==> flow/design.v <==
module mem_registradores(
  input         clk,
  input         w,
  input  [4:0]  dst1,
  input  [4:0]  src1,
  input  [4:0]  src2,
  output [31:0] v1,
  output [31:0] v2,
  input  [31:0] t1);
reg [31:0] memory [31:0];
assign v1 = memory[src1];
assign v2 = memory[src2];
always @(posedge clk) begin
  if (w) begin
    memory[dst1] <= t1;
  end
end
endmodule
module alu(
  input [31:0] v1,
  input [31:0] v2,
  input [4:0]  op,
  output [31:0] alu_out);
reg [31:0] alu_out_reg;
assign alu_out = alu_out_reg;
always @(v1, v2, op) begin
  case(op)
    0: alu_out_reg = v1 + v2;
    1: alu_out_reg = v1 - v2;
    2: alu_out_reg = v1 * v2;
    3: alu_out_reg = v1 << v2;
    4: alu_out_reg = v1 & v2;
    5: alu_out_reg = v1 | v2;
    default: alu_out_reg = 32'd0;
  endcase
end
endmodule
module inst_decoder(
  input [31:0] instruction,
  output b,  
  output w,  
  output [4:0] op,  
  output i,  
  output [4:0] imm,  
  output [4:0] dst1,  
  output [4:0] src1,  
  output [4:0] src2);  
  assign op   = instruction[31:27];
  assign b    = instruction[26];
  assign w    = instruction[25];
  assign i    = instruction[24];
  assign dst1 = instruction[23:19];
  assign src1 = instruction[18:14];
  assign src2 = instruction[13:9];
  assign imm  = instruction[8:4];
endmodule
module processor(
  input clk,
  input rst,
  input [31:0] instruction,
  output [31:0] instruction_addr);
  wire b, w, i;
  wire [4:0] op;
  wire [4:0] imm;
  wire [4:0] dst1;
  wire [4:0] src1;
  wire [4:0] src2;
  wire [31:0] alu_out;
  wire [31:0] t1;
  wire [31:0] v1;
  wire [31:0] v2;
  assign t1 = i ? alu_out : imm;
  reg [31:0] pc;
  assign instruction_addr = pc;
  always @(posedge clk) begin
    if (rst)
      pc <= 0;
    else if (b)
      pc <= pc + t1;
    else
      pc <= pc + 1;
  end
  mem_registradores R(
    clk,
    w,
    dst1,
    src1,
    src2,
    v1,
    v2,
    t1);
  alu A(
    v1,
    v2,
    op,
    alu_out);
  inst_decoder D(
    instruction, 
    b, 
    w, 
    op, 
    i, 
    imm, 
    dst1, 
    src1, 
    src2);
  endmodule
# From RTL to reports: processor

What the tools print for processor, step after step.
Lines are those of the file above, counted from 1.
The mark -- stands for no value.

Top module: processor
Clock: clk
Library: sky130hd
Library corner: tt_025C_1v80

# Elaborated design

Source: Yosys, flattened and elaborated, memories not mapped. Widths are those after wreduce; folded enables and synchronous resets count as part of the registers. Registers that Yosys merges into a memory's read port (data or address) are not register bits. Print and check cells do not count. Equal cells are merged and count once.
Memory sizes are those after Yosys's memory passes, which may raise the word count (mostly to a power of two), join words into wider ones and drop unused or constant bits.

Memory cells: 1
RAM bits: 1,024
Flip-flop bits (word level): 32
Word-level cells: 22
Output and inout bits: 32

Memory list:

| name     | words | bits a word | read ports | wr ports | RTL line | text |
| R.memory | 32    | 32          | 2          | 1        | 10       | `reg [31:0] memory [31:0];` |

Bitwise gates (word level): 2
$mul: 1
Shift-type cells: 1
Reduce/logical cells: 1
Eq/ne operators: 5
Add/sub/neg operators: 4
Multiplexer cells: 6

Operator list:

| operator                                                               | count |
| 32-bit by 32-bit multiplier with 32-bit output                         | 1 |
| 32-bit case mux with 6-bit select                                      | 1 |
| 32-bit 2-to-1 mux                                                      | 3 |
| 32-bit adder                                                           | 2 |
| 32-bit by 1-bit adder with 32-bit output (second input constant)       | 1 |
| 32-bit subtractor                                                      | 1 |
| 32-bit AND                                                             | 1 |
| 32-bit OR                                                              | 1 |
| 32-bit by 32-bit << shifter with 32-bit output                         | 1 |
| 5-bit by 2-bit equality test with 1-bit output (second input constant) | 2 |
| 5-bit by 3-bit equality test with 1-bit output (second input constant) | 2 |
| 5-bit by 1-bit equality test with 1-bit output (second input constant) | 1 |
| 5-bit logical NOT                                                      | 1 |
| 5-bit 2-to-1 mux                                                       | 1 |
| 1-bit 2-to-1 mux                                                       | 1 |

# Logic depth

Longest topological path by Yosys (ltp), each cell counted once; first at word level (registers and memories cut), then after technology mapping (sequential cells cut; the memories' decode and read muxes count).

Word-level depth: 5
ABC_AREA: 1
Gate-level depth with buffers: 60

# Mapped cells and area

Yosys stat after the flow's synthesis: flattened, memories mapped to cells. It holds for the ABC_AREA given above (unset counts as 0); a run with the other value may have another netlist.
The area totals of this step are shown rounded.

Cell types:

| cell                      | count |
| sky130_fd_sc_hd__edfxtp_1 | 1,024 |
| sky130_fd_sc_hd__nand2_1  | 2,717 |
| sky130_fd_sc_hd__fa_1     | 410 |
| sky130_fd_sc_hd__nand3_1  | 1,193 |
| sky130_fd_sc_hd__inv_1    | 971 |
| sky130_fd_sc_hd__nor2_1   | 765 |
| sky130_fd_sc_hd__o21ai_0  | 521 |
| sky130_fd_sc_hd__ha_1     | 188 |
| sky130_fd_sc_hd__a21oi_1  | 276 |
| sky130_fd_sc_hd__buf_2    | 230 |
| sky130_fd_sc_hd__o221ai_1 | 112 |
| sky130_fd_sc_hd__clkbuf_1 | 188 |
| sky130_fd_sc_hd__dfxtp_1  | 32 |
| sky130_fd_sc_hd__xor2_1   | 46 |
| sky130_fd_sc_hd__o211ai_1 | 47 |
| sky130_fd_sc_hd__buf_4    | 41 |
| sky130_fd_sc_hd__buf_1    | 81 |
| sky130_fd_sc_hd__buf_6    | 25 |

Other cell types: 44; their cells: 318.

Sequential area: 31,390 um^2
Mapped flip-flops: 1,056
Cell area after synthesis: 75,220 um^2
Cells in the netlist: 9,185
Buffer cells: 566

# Timing after synthesis

OpenSTA on the mapped netlist: ideal clock, no wires. The path of least setup slack (recovery checks aside). Input and output delay are each 20% of the period. Register names are those of the netlist, which keeps one name where synthesis merged equal registers.

Path kind: input to register
Start point: input port instruction[9]
End point: register pc[28]
Delay of the path: 9.808 ns
Arrival time: 12.186 ns
Input delay: 2.500 ns
Stages: 48
Period: 12.5 ns
Time at the first pin: 2.500 ns
Buffers on the path: 7
Setup time: 0.122 ns
Setup slack: 0.192 ns
Synthesis period reached: 12.308 ns

"delay of the path" is the arrival time less input delay plus setup time.
"stages" counts driving pins, that of a launching flip-flop among them; a cell with two outputs on the path counts twice.
"synthesis period reached" is the clock period less the worst setup slack; recovery checks do not enter. This is arithmetic on one report: input and output delays are still those of the set period (20% each).
Between the ends stands the longest chain of elaborated cells between them, by number of cells; it is not shown to be the way that was timed. Of several equally long chains one is given.
A line is the first line of the expression or statement that the cell stems from. Yosys adds cells for indexed reads and writes and turns some case tables into memories.
A memory read counts as a cell of the chain, while the word-level depth stops at memories.
A register here has more assigning lines than the two given.

Path through: sky130_fd_sc_hd__buf_6 -> sky130_fd_sc_hd__buf_6 -> sky130_fd_sc_hd__buf_4 -> sky130_fd_sc_hd__buf_2 -> sky130_fd_sc_hd__nand2_1 -> sky130_fd_sc_hd__nand3_1 -> sky130_fd_sc_hd__nand3_1 -> sky130_fd_sc_hd__nand2_1 -> sky130_fd_sc_hd__nand2_1 -> sky130_fd_sc_hd__nand2_1 -> sky130_fd_sc_hd__nand2_1 -> sky130_fd_sc_hd__nand2_2 -> sky130_fd_sc_hd__inv_1 -> sky130_fd_sc_hd__clkbuf_1 -> sky130_fd_sc_hd__clkbuf_1 -> sky130_fd_sc_hd__buf_1 -> sky130_fd_sc_hd__nor2_1 -> sky130_fd_sc_hd__fa_1 -> (+12 left out) -> sky130_fd_sc_hd__nand2_1 -> sky130_fd_sc_hd__o21ai_0 -> sky130_fd_sc_hd__a21oi_1 -> sky130_fd_sc_hd__o21bai_1 -> sky130_fd_sc_hd__o21ai_0 -> sky130_fd_sc_hd__a21oi_1 -> sky130_fd_sc_hd__nor3_1 -> sky130_fd_sc_hd__a21oi_1 -> sky130_fd_sc_hd__and2_1 -> sky130_fd_sc_hd__ha_1 -> sky130_fd_sc_hd__a21oi_1 -> sky130_fd_sc_hd__o21ai_0 -> sky130_fd_sc_hd__a21oi_1 -> sky130_fd_sc_hd__o21ai_0 -> sky130_fd_sc_hd__nand3_1 -> sky130_fd_sc_hd__nand2_1 -> sky130_fd_sc_hd__o21ai_0 -> sky130_fd_sc_hd__a21oi_1
Length of the longest elaborated chain: 6
Elaborated cells on any way between the ends: 11
Source lines of those cells: 11
Those cells by class: 3 x add/sub; 1 x mul; 1 x shift; 3 x mux; 2 x logic; 1 x memory

RTL lines, path after synthesis:

| element                                        | RTL line | text |
| from (decl)                                    | 60       | `input [31:0] instruction,` |
| memory 32 x 32 bit                             | 10       | `reg [31:0] memory [31:0];` |
| 32-bit by 32-bit multiplier with 32-bit output | 30       | `2: alu_out_reg = v1 * v2;` |
| 32-bit case mux with 6-bit select              | 27       | `case(op)` |
| 32-bit 2-to-1 mux                              | 72       | `assign t1 = i ? alu_out : imm;` |
| 32-bit adder                                   | 79       | `pc <= pc + t1;` |
| 32-bit 2-to-1 mux                              | 78       | `else if (b)` |
| to (assign)                                    | 79       |  |
| to (assign)                                    | 81       | `pc <= pc + 1;` |
| to (decl)                                      | 73       | `reg [31:0] pc;` |

Nets of the timed path that keep an RTL name, with a line that drives or declares them; the list need not be complete.

Nets with RTL names, path after synthesis:

| signal   | RTL line |
| R.t1[23] | 72 |

# Path in the finished layout

Path of least setup slack in the final report of stored run 1 (OpenROAD, finished layout, wires in). Where an end is a register, its clock arrival counts in the times.

Path kind: input to register
Start point: input port instruction[15]
End point: register pc[31]
Buffers on the path: 7
Stages: 46
Period: 12.5 ns
Input delay: 2.50 ns
Time at the first pin: 2.50 ns
Setup time: 0.05 ns
Arrival time: 12.75 ns
Setup slack: 0.50 ns

Between the ends stands the longest chain of elaborated cells between them, by number of cells; it is not shown to be the way that was timed. Of several equally long chains one is given.
A memory read counts as a cell of the chain, while the word-level depth stops at memories.
A register here has more assigning lines than the two given.

Path through: sky130_fd_sc_hd__buf_8 -> sky130_fd_sc_hd__buf_16 -> sky130_fd_sc_hd__buf_4 -> sky130_fd_sc_hd__o21ai_0 -> sky130_fd_sc_hd__o221ai_1 -> sky130_fd_sc_hd__nand3_1 -> sky130_fd_sc_hd__nand2_1 -> sky130_fd_sc_hd__nand2_1 -> sky130_fd_sc_hd__nand2_2 -> sky130_fd_sc_hd__nand2_1 -> sky130_fd_sc_hd__fa_1 -> sky130_fd_sc_hd__inv_1 -> sky130_fd_sc_hd__fa_1 -> sky130_fd_sc_hd__inv_1 -> sky130_fd_sc_hd__fa_2 -> sky130_fd_sc_hd__fa_1 -> sky130_fd_sc_hd__inv_1 -> sky130_fd_sc_hd__fa_1 -> (+10 left out) -> sky130_fd_sc_hd__buf_4 -> sky130_fd_sc_hd__o21ai_4 -> sky130_fd_sc_hd__buf_6 -> sky130_fd_sc_hd__o311ai_1 -> sky130_fd_sc_hd__a31oi_1 -> sky130_fd_sc_hd__buf_4 -> sky130_fd_sc_hd__nand2_2 -> sky130_fd_sc_hd__nand2_2 -> sky130_fd_sc_hd__nor2_1 -> sky130_fd_sc_hd__ha_1 -> sky130_fd_sc_hd__a21oi_2 -> sky130_fd_sc_hd__o31ai_2 -> sky130_fd_sc_hd__a21oi_2 -> sky130_fd_sc_hd__xor2_1 -> sky130_fd_sc_hd__inv_1 -> sky130_fd_sc_hd__nand4_1 -> sky130_fd_sc_hd__nand2_1 -> sky130_fd_sc_hd__nor2_1
Length of the longest elaborated chain: 6
Elaborated cells on any way between the ends: 11
Source lines of those cells: 11
Those cells by class: 3 x add/sub; 1 x mul; 1 x shift; 3 x mux; 2 x logic; 1 x memory

RTL lines, path post-layout:

| element                                        | RTL line | text |
| from (decl)                                    | 60       | `input [31:0] instruction,` |
| memory 32 x 32 bit                             | 10       | `reg [31:0] memory [31:0];` |
| 32-bit by 32-bit multiplier with 32-bit output | 30       | `2: alu_out_reg = v1 * v2;` |
| 32-bit case mux with 6-bit select              | 27       | `case(op)` |
| 32-bit 2-to-1 mux                              | 72       | `assign t1 = i ? alu_out : imm;` |
| 32-bit adder                                   | 79       | `pc <= pc + t1;` |
| 32-bit 2-to-1 mux                              | 78       | `else if (b)` |
| to (assign)                                    | 79       |  |
| to (assign)                                    | 81       | `pc <= pc + 1;` |
| to (decl)                                      | 73       | `reg [31:0] pc;` |

## Implementation results

2 stored runs of processor in the flow (synthesis by Yosys, layout by OpenROAD, sky130hd cells), in arbitrary order. Constraints: input delay and output delay 20% of the set period each, output load 0.01 pF.
"achieved clock period" is the run's clock period less its worst setup slack. It is reckoned from that one timing run; input and output delays stay at 20% of the period that was set.
"worst path time" is the time allowed to the run's worst setup path (the clock period less input and output delay, where it has them) less its slack. Clock arrival times count: a late capture clock shortens it, a late launch clock lengthens it.
The measured numbers are rounded.

## Stored run 1

==> flow/run.sh <==
#!/bin/bash
# the make line also repeats the synthesis and layout settings of config.mk as NAME=value (left out here)
make -C /OpenROAD-flow-scripts/flow DESIGN_CONFIG=/design/flow/config.mk WORK_HOME=/design/flow/orfs CLKGATE_MAP_FILE= finish
==> flow/config.mk <==
export PLATFORM = sky130hd
export DESIGN_NAME = processor
export DESIGN_NICKNAME = processor
export VERILOG_FILES = /design/flow/design.v
export SDC_FILE = /design/flow/constraint.sdc
export NUM_CORES = 4
export LEC_CHECK = 0
export ABC_AREA = 1
export CAP_MARGIN = 40
export CELL_PAD_IN_SITES_DETAIL_PLACEMENT = 2
export CELL_PAD_IN_SITES_GLOBAL_PLACEMENT = 3
export CORE_ASPECT_RATIO = 1.51
export CORE_MARGIN = 2
export CORE_UTILIZATION = 24
export CTS_CLUSTER_DIAMETER = 307
export CTS_CLUSTER_SIZE = 22
export HOLD_SLACK_MARGIN = 0.06
export MAX_ROUTING_LAYER = met4
export MIN_ROUTING_LAYER = met2
export SETUP_SLACK_MARGIN = 0.48
export SLEW_MARGIN = 15
==> flow/constraint.sdc <==
create_clock -name core_clock -period 12.5 [get_ports {clk}]
set_input_delay 2.5000 -clock core_clock [delete_from_list [all_inputs] [get_ports {clk}]]
set_output_delay 2.5000 -clock core_clock [all_outputs]
set_load 0.01 [all_outputs]

| result of stored run 1 | value |
|---|---|
| setup slack of the worst path | 0.503 ns |
| achieved clock period | 11.997 ns |
| standard-cell area after layout | 93,460 um^2 |
| area inside the die boundary | 318,000 um^2 |
| utilization of the finished layout | 30.0% |
| chip area after synthesis (Yosys) | 75,220 um^2 |
| worst path time | 9.50 ns |
| class of the worst setup path | input to register |
| smallest hold slack | 0.662 ns |
| sum of negative setup slack | 0.000 ns |

## Stored run 2

==> flow/run.sh <==
#!/bin/bash
# the make line also repeats the synthesis and layout settings of config.mk as NAME=value (left out here)
make -C /OpenROAD-flow-scripts/flow DESIGN_CONFIG=/design/flow/config.mk WORK_HOME=/design/flow/orfs CLKGATE_MAP_FILE= finish
==> flow/config.mk <==
export PLATFORM = sky130hd
export DESIGN_NAME = processor
export DESIGN_NICKNAME = processor
export VERILOG_FILES = /design/flow/design.v
export SDC_FILE = /design/flow/constraint.sdc
export NUM_CORES = 4
export LEC_CHECK = 0
export CAP_MARGIN = 0
export CORE_ASPECT_RATIO = 0.68
export CORE_MARGIN = 2
export CORE_UTILIZATION = 40
export CTS_CLUSTER_DIAMETER = 370
export CTS_CLUSTER_SIZE = 83
export GPL_TIMING_DRIVEN = 0
export HOLD_SLACK_MARGIN = 0.19
export MAX_ROUTING_LAYER = met5
export PLACE_DENSITY = 0.6
export SLEW_MARGIN = 0
==> flow/constraint.sdc <==
create_clock -name core_clock -period 12.5 [get_ports {clk}]
set_input_delay 2.5000 -clock core_clock [delete_from_list [all_inputs] [get_ports {clk}]]
set_output_delay 2.5000 -clock core_clock [all_outputs]
set_load 0.01 [all_outputs]

| result of stored run 2 | value |
|---|---|
| setup slack of the worst path | -0.436 ns |
| achieved clock period | 12.936 ns |
| standard-cell area after layout | 81,730 um^2 |
| area inside the die boundary | 179,200 um^2 |
| utilization of the finished layout | 47.0% |
| chip area after synthesis (Yosys) | 70,290 um^2 |
| worst path time | 10.44 ns |
| class of the worst setup path | input to register |
| smallest hold slack | 0.662 ns |
| sum of negative setup slack | -1.906 ns |
